==> flow/design.v <==
module design_5 #(parameter width = 8, parameter cwidth =4)(
  input [width-1:0] OPA, OPB,
  input CLK, RST, CE, MODE, CIN,
  input [1:0] INP_VALID,
  input [cwidth-1:0] CMD,
  output reg [2*width:0] RES,
  output reg OFLOW,
  output reg COUT,
  output reg G,
  output reg L,
  output reg E,
  output reg ERR
);
reg [2*width:0] temp;
reg [2*width:0] next_RES;
reg next_COUT, next_OFLOW, next_G, next_L, next_E, next_ERR;
localparam CMD_ADD = 4'b0000;
localparam CMD_SUB = 4'b0001;
localparam CMD_ADD_CIN = 4'b0010;
localparam CMD_SUB_CIN = 4'b0011;
localparam CMD_EGL = 4'b1000;
localparam CMD_INC_MUL = 4'b1001;
localparam CMD_SHIFT_MUL = 4'b1010;
localparam CMD_SI_UNSI_ADD = 4'b1011;
localparam CMD_SI_UNSI_SUB = 4'b1100;
localparam CMD_INC_A = 4'b0100;
localparam CMD_DEC_A = 4'b0101;
localparam CMD_INC_B = 4'b0110;
localparam CMD_DEC_B = 4'b0111;
localparam CMD_AND = 4'b0000;
localparam CMD_NAND = 4'b0001;
localparam CMD_OR = 4'b0010;
localparam CMD_NOR = 4'b0011;
localparam CMD_XOR = 4'b0100;
localparam CMD_XNOR = 4'b0101;
localparam CMD_ROL_A_B = 4'b1100;
localparam CMD_ROR_A_B = 4'b1101;
localparam CMD_NOT_A = 4'b0110;
localparam CMD_SHR1_A = 4'b1000;
localparam CMD_SHLI_A = 4'b1001;
localparam CMD_NOT_B = 4'b0111;
localparam CMD_SHR1_B = 4'b1010;
localparam CMD_SHL1_B = 4'b1011;
wire [2:0] amount;
assign amount = OPB[2:0];
always@(posedge CLK or posedge RST)
begin
    if(RST)begin
        next_RES <= 'b0;
        next_COUT <= 1'b0;
        next_OFLOW <= 1'b0;
        next_G <= 1'b0;
        next_E <= 1'b0;
        next_L <= 1'b0;
        next_ERR <= 1'b0;
    end
    else if(CE)
    begin
        if(INP_VALID == 2'b00)
        begin
            next_RES <= 'b0;
            next_COUT <= 1'b0;
            next_OFLOW <= 1'b0;
            next_G <= 1'b0;
            next_E <= 1'b0;
            next_L <= 1'b0;
            next_ERR <= 1'b0;
        end
        else if(INP_VALID ==2'b11)
        begin
            next_RES <= 'b0;
            next_COUT <= 1'b0;
            next_OFLOW <= 1'b0;
            next_G <= 1'b0;
            next_E <= 1'b0;
            next_L <= 1'b0;
            next_ERR <= 1'b0;
            if(MODE)begin
                case(CMD)
                    CMD_ADD:
                    begin
                        temp = OPA + OPB;
                        next_RES <= temp;
                        next_COUT <= temp[width];
                    end
                    CMD_SUB:
                    begin
                        next_OFLOW <= (OPA<OPB)?1'b1:1'b0;
                        next_RES <= OPA-OPB;
                    end
                    CMD_ADD_CIN:
                    begin
                        temp = OPA + OPB + CIN;
                        next_RES <= temp;
                        next_COUT <= temp[width];
                    end
                    CMD_SUB_CIN:
                    begin
                        next_OFLOW <= (OPA<OPB)?1'b1:1'b0;
                        next_RES <= OPA-OPB-CIN;
                    end
                    CMD_EGL:
                    begin
                        next_RES <= 'b0;
                        if(OPA==OPB)
                        begin
                            next_E <= 1'b1;
                            next_G <= 1'b0;
                            next_L <= 1'b0;
                        end
                        else if(OPA>OPB)
                        begin
                            next_E <= 1'b0;
                            next_G <= 1'b1;
                            next_L <= 1'b0;
                        end
                        else
                        begin
                            next_E <= 1'b0;
                            next_G <= 1'b0;
                            next_L <= 1'b1;
                        end
                    end
                    CMD_INC_MUL:
                    begin
                        temp = (OPA+1) * (OPB+1);
                        next_RES <= temp;
                        next_COUT <= temp[2*width];
                    end
                    CMD_SHIFT_MUL:
                    begin
                        temp =(OPA<<1)*OPB;
                        next_RES <= temp;
                        next_COUT <= temp[2*width];
                    end
                    CMD_SI_UNSI_ADD:
                    begin
                        temp = $signed(OPA) + $signed(OPB);
                        next_RES <= temp;
                        next_COUT <= temp[width];
                        next_OFLOW <= ((OPA[width-1] == OPB[width-1]) && (temp[width-1] != OPA[width-1])) ? 1'b1 : 1'b0;
                        if($signed(OPA)==$signed(OPB))
                        begin
                            next_E <= 1'b1;
                            next_G <= 1'b0;
                            next_L <= 1'b0;
                        end
                        else if($signed(OPA)>$signed(OPB))
                        begin
                            next_E <= 1'b0;
                            next_G <= 1'b1;
                            next_L <= 1'b0;
                        end
                        else
                        begin
                            next_E <= 1'b0;
                            next_G <= 1'b0;
                            next_L <= 1'b1;
                        end
                    end
                    CMD_SI_UNSI_SUB:
                    begin
                        temp = $signed(OPA) - $signed(OPB);
                        next_RES<= temp;
                        next_COUT <= temp[width];
                       next_OFLOW <= ((OPA[width-1] != OPB[width-1]) && (temp[width-1] != OPA[width-1])) ? 1'b1 : 1'b0;
                        if($signed(OPA) == $signed(OPB))
                        begin
                            next_E <= 1'b1;
                            next_G <= 1'b0;
                            next_L <= 1'b0;
                        end
                        else if($signed(OPA) > $signed(OPB))
                        begin
                            next_E <= 1'b0;
                            next_G <= 1'b1;
                            next_L <= 1'b0;
                        end
                        else
                        begin
                            next_E <= 1'b0;
                            next_G <= 1'b0;
                            next_L <= 1'b1;
                        end
                    end
                    default:
                    begin
                        next_RES <= 'b0;
                        next_COUT <= 1'b0;
                        next_OFLOW <= 1'b0;
                        next_G <= 1'b0;
                        next_E <= 1'b0;
                        next_L <= 1'b0;
                        next_ERR <= 1'b0;
                    end
                endcase
            end
            else begin
                case(CMD)
                    CMD_AND:next_RES <= {{width*2-(width-1){1'b0}},OPA&OPB};
                    CMD_NAND:next_RES <= {{width*2-(width-1){1'b0}},~(OPA&OPB)};
                    CMD_OR:next_RES <= {{width*2-(width-1){1'b0}},OPA|OPB};
                    CMD_NOR:next_RES <= {{width*2-(width-1){1'b0}},~(OPA|OPB)};
                    CMD_XOR:next_RES <= {{width*2-(width-1){1'b0}},OPA^OPB};
                    CMD_XNOR:next_RES <= {{width*2-(width-1){1'b0}},~(OPA^OPB)};
                    CMD_ROL_A_B:
                    begin
                        if (amount == 0)
                            next_RES <= {{width*2-(width-1){1'b0}}, OPA};
                        else
                            next_RES <= {{width*2-(width){1'b0}}, (OPA << amount) | (OPA >> (width - amount))};
                        next_ERR <= (width > 3 && |OPB[width-1:3]) ? 1'b1 : 1'b0;
                    end
                    CMD_ROR_A_B:
                    begin
                        if (amount == 0)
                            next_RES <= {{width*2-(width-1){1'b0}}, OPA};
                        else
                            next_RES <= {{width*2-(width-1){1'b0}}, (OPA >> amount) | (OPA << (width - amount))};
                        next_ERR <= (width > 3 && |OPB[width-1:3]) ? 1'b1 : 1'b0;
                    end
                    default:
                    begin
                        next_RES <='b0;
                        next_COUT <= 1'b0;
                        next_OFLOW <= 1'b0;
                        next_G <= 1'b0;
                        next_E <= 1'b0;
                        next_L <= 1'b0;
                        next_ERR <= 1'b0;
                    end
                endcase
            end
        end
        else if(INP_VALID == 2'b01)
        begin
            next_RES <=  'b0;
            next_COUT <= 1'b0;
            next_OFLOW <= 1'b0;
            next_G <= 1'b0;
            next_E <= 1'b0;
            next_L <= 1'b0;
            next_ERR <= 1'b0;
            if(MODE)begin
                case(CMD)
                    CMD_INC_A:next_RES <= OPA+1;
                    CMD_DEC_A:next_RES <= OPA-1;
                    default:
                    begin
                        next_RES <= 'b0;
                        next_COUT <= 1'b0;
                        next_OFLOW <= 1'b0;
                        next_G <= 1'b0;
                        next_E <= 1'b0;
                        next_L <= 1'b0;
                        next_ERR <= 1'b0;
                    end
                endcase
            end
            else begin
                case(CMD)
                    CMD_NOT_A:next_RES <= {{width*2-(width-1){1'b0}},~OPA};
                    CMD_SHR1_A:next_RES <= {{width*2-(width-1){1'b0}},OPA>>1};
                    CMD_SHLI_A:next_RES <= {{width*2-(width-1){1'b0}},OPA<<1};
                    default:
                    begin
                        next_RES <= 'b0;
                        next_COUT <= 1'b0;
                        next_OFLOW <= 1'b0;
                        next_G <= 1'b0;
                        next_E <= 1'b0;
                        next_L <= 1'b0;
                        next_ERR <= 1'b0;
                    end
                endcase
            end
        end
        else if(INP_VALID == 2'b10)
            begin
                next_RES <= 'b0;
                next_COUT <= 1'b0;
                next_OFLOW <= 1'b0;
                next_G <= 1'b0;
                next_E <= 1'b0;
                next_L <= 1'b0;
                next_ERR <= 1'b0;
                if(MODE) begin
                    case(CMD)
                        CMD_INC_B: next_RES <= OPB + 1;
                        CMD_DEC_B: next_RES <= OPB - 1;
                        default:
                        begin
                            next_RES <= 'b0;
                            next_COUT <= 1'b0;
                            next_OFLOW <= 1'b0;
                            next_G <= 1'b0;
                            next_E <= 1'b0;
                            next_L <= 1'b0;
                            next_ERR <= 1'b0;
                        end
                    endcase
                end
                else begin
                    case(CMD)
                        CMD_NOT_B:next_RES <= {{width*2-(width-1){1'b0}},~OPB};
                        CMD_SHR1_B:next_RES <= {{width*2-(width-1){1'b0}},OPB>>1};
                        CMD_SHL1_B:next_RES <= {{width*2-(width-1){1'b0}},OPB<<1};
                        default:
                        begin
                            next_RES <= 'b0;
                            next_COUT <= 1'b0;
                            next_OFLOW <= 1'b0;
                            next_G <= 1'b0;
                            next_E <= 1'b0;
                            next_L <= 1'b0;
                            next_ERR <= 1'b0;
                        end
                    endcase
                end
        end
    end
end
always @(posedge CLK or posedge RST) begin
    if(RST) begin
        RES <= 'b0;
        COUT <= 1'b0;
        OFLOW <= 1'b0;
        G <= 1'b0;
        E <= 1'b0;
        L <= 1'b0;
        ERR <= 1'b0;
    end else if (CE) begin
        RES <= next_RES;
        COUT <= next_COUT;
        OFLOW <= next_OFLOW;
        G <= next_G;
        L <= next_L;
        E <= next_E;
        ERR <= next_ERR;
    end
end
endmodule
Reports on design_5:

Tool output for the design above before and after an edit, in the order of the flow.
Lines under "original" count in the file above, lines under "edited" in the edited file.
"difference": "edited" minus "original" as printed here. "rel. change": 100 x difference / "original".
Cell names lack the library's common part.
A cell with - has no value.

* top module: design_5
* clock port: CLK
* standard-cell library: sky130hd
* corner: tt_025C_1v80

Edit of the RTL:

The edit as a unified diff against the file above.
A script made this edit. It changes what the design does and was not meant as an optimisation.

```diff
@@ -217,5 +217,5 @@
                             next_RES <= {{width*2-(width-1){1'b0}}, OPA};
                         else
-                            next_RES <= {{width*2-(width-1){1'b0}}, (OPA >> amount) | (OPA << (width - amount))};
+                            next_RES <= {{width*2-(width-1){1'b0}}, (OPA >> amount) | (OPA << 1)};
                         next_ERR <= (width > 3 && |OPB[width-1:3]) ? 1'b1 : 1'b0;
                     end
```

After elaboration:

Yosys after proc, flatten, opt, wreduce and memory -nomap, before mapping. Memory bits, and registers merged into a memory's read port (data or address), are not among the register bits. Print and check cells are not counted.

Storage and ports
* output and inout port bits: original 23, edited 23, difference 0, rel. change 0.00%
* flip-flop bits (word level): original 46, edited 46, difference 0, rel. change 0.00%
* bits of input ports: original 27, edited 27, difference 0, rel. change 0.00%
* elaborated cells: original 132, edited 131, difference -1, rel. change -0.76%

Cells by class
* order comparisons: original 3, edited 3, difference 0, rel. change 0.00%
* reductions and logical operators: original 11, edited 11, difference 0, rel. change 0.00%
* mux-type cells: original 55, edited 55, difference 0, rel. change 0.00%
* bitwise operators: original 10, edited 10, difference 0, rel. change 0.00%
* shift-type cells: original 4, edited 3, difference -1, rel. change -25.00%
* add/sub/neg operators: original 11, edited 11, difference 0, rel. change 0.00%
* equality and inequality tests: original 22, edited 22, difference 0, rel. change 0.00%
* $mul: original 2, edited 2, difference 0, rel. change 0.00%

Operators by type and width
* << shifter 8 x 32 -> 8 bit: original 1, edited 0, difference -1, rel. change -100.00%

Unchanged operator kinds not shown: 44.

Depth:

Depth = most cells in a row (Yosys ltp): at word level without a register or memory, in the mapped netlist without a sequential cell, where the memories' decode and read muxes count.

Logic depth
* depth after elaboration: original 8, edited 8, difference 0, rel. change 0.00%
* ABC_AREA: original 0, edited 0
* gate-level depth with buffers: original 25, edited 25, difference 0, rel. change 0.00%
* mapped depth without buffers: original 22, edited 21, difference -1, rel. change -4.55%

Mapped cells and area:

The flow's flattened synthesis, as Yosys stat reports it; memories are mapped. The netlist is that of the ABC_AREA named above (0 if unset); the other value can give another one.

Mapped netlist
* chip area (Yosys) (µm²): original 11289.6, edited 10849.2, difference -440.4, rel. change -3.90%
* flip-flops: original 46, edited 46, difference 0, rel. change 0.00%
* mapped cells: original 1401, edited 1359, difference -42, rel. change -3.00%
* buffers: original 80, edited 80, difference 0, rel. change 0.00%
* sequential area (µm²): original 1151.1, edited 1151.1, difference 0.0, rel. change 0.00%

Cell types
* clkbuf_1: original 28, edited 59, difference +31, rel. change +110.71%
* o21ai_0: original 56, edited 36, difference -20, rel. change -35.71%
* buf_2: original 24, edited 12, difference -12, rel. change -50.00%
* nand2b_1: original 18, edited 28, difference +10, rel. change +55.56%
* o211ai_1: original 19, edited 10, difference -9, rel. change -47.37%
* inv_1: original 158, edited 150, difference -8, rel. change -5.06%
* nor4_1: original 12, edited 4, difference -8, rel. change -66.67%
* o22ai_1: original 9, edited 17, difference +8, rel. change +88.89%
* nor2_1: original 148, edited 141, difference -7, rel. change -4.73%
* buf_1: original 14, edited 7, difference -7, rel. change -50.00%
* xor2_1: original 28, edited 33, difference +5, rel. change +17.86%
* and3_1: original 6, edited 11, difference +5, rel. change +83.33%
* clkbuf_8: original 5, edited 0, difference -5, rel. change -100.00%
* inv_2: original 3, edited 8, difference +5, rel. change +166.67%
* o2bb2ai_1: original 2, edited 7, difference +5, rel. change +250.00%
* a311oi_1: original 1, edited 6, difference +5, rel. change +500.00%
* nand2_1: original 108, edited 112, difference +4, rel. change +3.70%
* a22oi_1: original 17, edited 13, difference -4, rel. change -23.53%

Unchanged cell types not shown: 17.
The list need not be complete.

Timing after synthesis:

OpenSTA on the mapped netlist: ideal clock, no wires. The path of least setup slack (recovery checks aside). Input and output delay are each 20% of the period. Register names are those of the netlist, which keeps one name where synthesis merged equal registers.

Timing path after synthesis
* path kind: original input-to-reg, edited input-to-reg
* from: original input OPB[0], edited input OPB[0]
* to: original register next_RES[15], edited register next_RES[15]
* driving pins on the path: original 24, edited 22, difference -2, rel. change -8.33%
* clock period (ns): original 8.0, edited 8.0, difference 0.0, rel. change 0.00%
* arrival (ns): original 6.869, edited 7.208, difference +0.339, rel. change +4.94%
* slack (ns): original 1.008, edited 0.654, difference -0.354
* required time (ns): original 7.877, edited 7.862, difference -0.015, rel. change -0.19%
* setup time (ns): original 0.123, edited 0.138, difference +0.015
* time at the first pin (ns): original 1.600, edited 1.600, difference 0.000, rel. change 0.00%
* input delay (ns): original 1.600, edited 1.600, difference 0.000, rel. change 0.00%
* buffers on the path: original 5, edited 5, difference 0, rel. change 0.00%
* path delay (ns): original 5.392, edited 5.746, difference +0.354, rel. change +6.57%
* synthesis period reached (ns): original 6.992, edited 7.346, difference +0.354, rel. change +5.06%

"path delay" is the arrival time less input delay plus setup time.
"driving pins on the path": output pins that drive a net of the path, with the launching flip-flop's if there is one; two outputs of one cell count as two.
"synthesis period reached" = period - worst setup slack (recovery checks aside). The figure is calculated, with input and output delays left at 20% of the set period.
The rows between start and end are the longest chain of elaborated cells between them; the timing report does not say that the signal goes this way. Where chains are equally long, one stands for them.
A line is the first line of the expression or statement that the cell stems from. Yosys adds cells for indexed reads and writes and turns some case tables into memories.
A register here has more assigning lines than the two given.

On the way, after synthesis, original:
* cells stage by stage: buf_2 -> buf_4 -> inv_2 -> ha_1 -> clkbuf_1 -> buf_2 -> clkbuf_1 -> nand2b_1 -> fa_1 -> inv_1 -> fa_1 -> fa_1 -> inv_1 -> fa_1 -> inv_1 -> ha_1 -> or2_2 -> a21oi_1 -> nor3_1 -> nor3_1 -> nor3_1 -> xor2_1 -> a221oi_2 -> o21ai_2
* length of the longest elaborated chain: 7
* elaborated cells on any way between the ends: 16
* those cells by class: add/sub (6); mul (2); mux (8)

RTL lines, path after synthesis, original
* from (decl): RTL line 2 `input [width-1:0] OPA, OPB,`
* subtractor 8 x 1 -> 9 bit: RTL line 290 `CMD_DEC_B: next_RES <= OPB - 1;`
* parallel mux 17 bit (select 2 bit): RTL line 288 `case(CMD)`
* 2-to-1 mux 17 bit: RTL line 287 `if(MODE) begin`
* 2-to-1 mux 17 bit: RTL line 278 `else if(INP_VALID == 2'b10)`
* 2-to-1 mux 17 bit: RTL line 235 `else if(INP_VALID == 2'b01)`
* 2-to-1 mux 17 bit: RTL line 69 `else if(INP_VALID ==2'b11)`
* 2-to-1 mux 17 bit: RTL line 59 `if(INP_VALID == 2'b00)`
* to (assign): RTL line 83 `next_RES <= temp;`
* to (assign): RTL line 89 `next_RES <= OPA-OPB;`
* to (decl): RTL line 15 `reg [2*width:0] next_RES;`

On the way, after synthesis, edited:
* cells stage by stage: clkbuf_1 -> buf_2 -> inv_2 -> clkbuf_1 -> ha_1 -> clkbuf_1 -> clkbuf_1 -> nand2b_1 -> fa_1 -> inv_1 -> fa_1 -> fa_1 -> inv_1 -> fa_1 -> inv_1 -> ha_1 -> o311a_1 -> a41o_1 -> o41ai_1 -> xnor2_1 -> a2111oi_0 -> a21oi_1
* length of the longest elaborated chain: 7
* elaborated cells on any way between the ends: 16
* those cells by class: add/sub (6); mul (2); mux (8)

RTL lines, path after synthesis, edited
* from (decl): RTL line 2 `input [width-1:0] OPA, OPB,`
* subtractor 8 x 1 -> 9 bit: RTL line 290 `CMD_DEC_B: next_RES <= OPB - 1;`
* parallel mux 17 bit (select 2 bit): RTL line 288 `case(CMD)`
* 2-to-1 mux 17 bit: RTL line 287 `if(MODE) begin`
* 2-to-1 mux 17 bit: RTL line 278 `else if(INP_VALID == 2'b10)`
* 2-to-1 mux 17 bit: RTL line 235 `else if(INP_VALID == 2'b01)`
* 2-to-1 mux 17 bit: RTL line 69 `else if(INP_VALID ==2'b11)`
* 2-to-1 mux 17 bit: RTL line 59 `if(INP_VALID == 2'b00)`
* to (assign): RTL line 83 `next_RES <= temp;`
* to (assign): RTL line 89 `next_RES <= OPA-OPB;`
* to (decl): RTL line 15 `reg [2*width:0] next_RES;`

Timing after layout:

Path of least setup slack in the final report of each run of pair A (OpenROAD, finished layout, wires in). Where an end is a register, its clock arrival counts in the times.

Timing path after layout
* path kind: original input-to-reg, edited input-to-reg
* from: original input OPA[1], edited input OPA[0]
* to: original register next_RES[15], edited register next_RES[15]
* required time (ns): original 8.17, edited 8.15, difference -0.02, rel. change -0.24%
* setup time (ns): original 0.11, edited 0.13, difference +0.02
* driving pins on the path: original 22, edited 20, difference -2, rel. change -9.09%
* input delay (ns): original 1.60, edited 1.60, difference 0.00, rel. change 0.00%
* buffers on the path: original 1, edited 1, difference 0, rel. change 0.00%
* slack (ns): original 0.52, edited 0.60, difference +0.08
* arrival (ns): original 7.65, edited 7.56, difference -0.09, rel. change -1.18%
* clock period (ns): original 8.0, edited 8.0, difference 0.0, rel. change 0.00%
* time at the first pin (ns): original 1.60, edited 1.60, difference 0.00, rel. change 0.00%

The rows between start and end are the longest chain of elaborated cells between them; the timing report does not say that the signal goes this way. Where chains are equally long, one stands for them.
A register here has more assigning lines than the two given.

On the way, after layout, original:
* cells stage by stage: clkdlybuf4s50_1 -> ha_1 -> nand4_1 -> nor2_1 -> xnor2_1 -> nand2_1 -> fa_1 -> inv_1 -> fa_1 -> fa_1 -> inv_1 -> fa_1 -> inv_1 -> ha_1 -> or2_2 -> a21oi_1 -> nor3_1 -> nor3_1 -> nor3_1 -> xor2_1 -> a221oi_2 -> o21ai_2
* length of the longest elaborated chain: 6
* elaborated cells on any way between the ends: 15
* those cells by class: add/sub (6); mul (2); mux (7)

RTL lines, path after layout, original
* from (decl): RTL line 2 `input [width-1:0] OPA, OPB,`
* adder 8 x 1 -> 9 bit: RTL line 126 `temp = (OPA+1) * (OPB+1);`
* multiplier 32 x 32 -> 17 bit: RTL line 126
* parallel mux 17 bit (select 8 bit): RTL line 79 `case(CMD)`
* 2-to-1 mux 17 bit: RTL line 78 `if(MODE)begin`
* 2-to-1 mux 17 bit: RTL line 69 `else if(INP_VALID ==2'b11)`
* 2-to-1 mux 17 bit: RTL line 59 `if(INP_VALID == 2'b00)`
* to (assign): RTL line 83 `next_RES <= temp;`
* to (assign): RTL line 89 `next_RES <= OPA-OPB;`
* to (decl): RTL line 15 `reg [2*width:0] next_RES;`

On the way, after layout, edited:
* cells stage by stage: clkdlybuf4s50_1 -> ha_1 -> nand3_1 -> nor3_1 -> xnor2_1 -> nand2_1 -> fa_1 -> inv_1 -> fa_1 -> fa_1 -> inv_1 -> fa_1 -> inv_1 -> ha_1 -> o311a_1 -> a41o_1 -> o41ai_1 -> xnor2_1 -> a2111oi_0 -> a21oi_1
* length of the longest elaborated chain: 6
* elaborated cells on any way between the ends: 15
* those cells by class: add/sub (6); mul (2); mux (7)

RTL lines, path after layout, edited
* from (decl): RTL line 2 `input [width-1:0] OPA, OPB,`
* adder 8 x 1 -> 9 bit: RTL line 126 `temp = (OPA+1) * (OPB+1);`
* multiplier 32 x 32 -> 17 bit: RTL line 126
* parallel mux 17 bit (select 8 bit): RTL line 79 `case(CMD)`
* 2-to-1 mux 17 bit: RTL line 78 `if(MODE)begin`
* 2-to-1 mux 17 bit: RTL line 69 `else if(INP_VALID ==2'b11)`
* 2-to-1 mux 17 bit: RTL line 59 `if(INP_VALID == 2'b00)`
* to (assign): RTL line 83 `next_RES <= temp;`
* to (assign): RTL line 89 `next_RES <= OPA-OPB;`
* to (decl): RTL line 15 `reg [2*width:0] next_RES;`

Layout results:

Both versions went through the flow (Yosys, OpenROAD) with the same settings in each pair. Constraints: input delay and output delay 20% of the set period each, output load 0.01 pF.

Flow settings, pair A:
* CORE_UTILIZATION: 40
* period_ns: 8.0
* CAP_MARGIN: 20
* CORE_MARGIN: 2
* SLEW_MARGIN: 20

Final reports, pair A
* area of the standard cells in the finished layout (µm²): original 12400.6, edited 12070.3, difference -330.3, rel. change -2.66%
* utilization after layout (%): original 44.6, edited 45.0, difference +0.4
* worst hold slack in the final report (ns): original 0.487, edited 0.493, difference +0.006
* total die area (µm²): original 29584.0, edited 28456.3, difference -1127.7, rel. change -3.81%
* netlist area reported by Yosys (µm²): original 11289.6, edited 10849.2, difference -440.4, rel. change -3.90%
* setup TNS (ns): original 0.000, edited 0.000, difference 0.000
* setup slack of the worst path (ns): original 0.520, edited 0.597, difference +0.077
* reached clock period (ns): original 7.480, edited 7.403, difference -0.077, rel. change -1.03%
* total design power (µW): original 2084, edited 1981, difference -103, rel. change -4.94%

Flow settings, pair B:
* ABC_AREA: 1
* CORE_MARGIN: 4
* CORE_UTILIZATION: 25
* PLACE_DENSITY: 0.78
* period_ns: 7.94
* CAP_MARGIN: 20
* SLEW_MARGIN: 20

Final reports, pair B
* area of the standard cells in the finished layout (µm²): original 12414.4, edited 12215.5, difference -198.9, rel. change -1.60%
* utilization after layout (%): original 28.6, edited 28.3, difference -0.3
* worst hold slack in the final report (ns): original 0.467, edited 0.471, difference +0.004
* total die area (µm²): original 47713.8, edited 47089.0, difference -624.8, rel. change -1.31%
* netlist area reported by Yosys (µm²): original 11070.6, edited 10920.5, difference -150.1, rel. change -1.36%
* setup TNS (ns): original 0.000, edited 0.000, difference 0.000
* setup slack of the worst path (ns): original 0.857, edited 0.683, difference -0.174
* reached clock period (ns): original 7.083, edited 7.257, difference +0.174, rel. change +2.46%
* total design power (µW): original 1929, edited 1859, difference -70, rel. change -3.63%

By "reached clock period" is meant the clock period of the run minus its worst setup slack. This is arithmetic on one report: input and output delays are still those of the set period (20% each).
"total design power" rests on the timing tool's default activity at the inputs, not on a simulated workload.
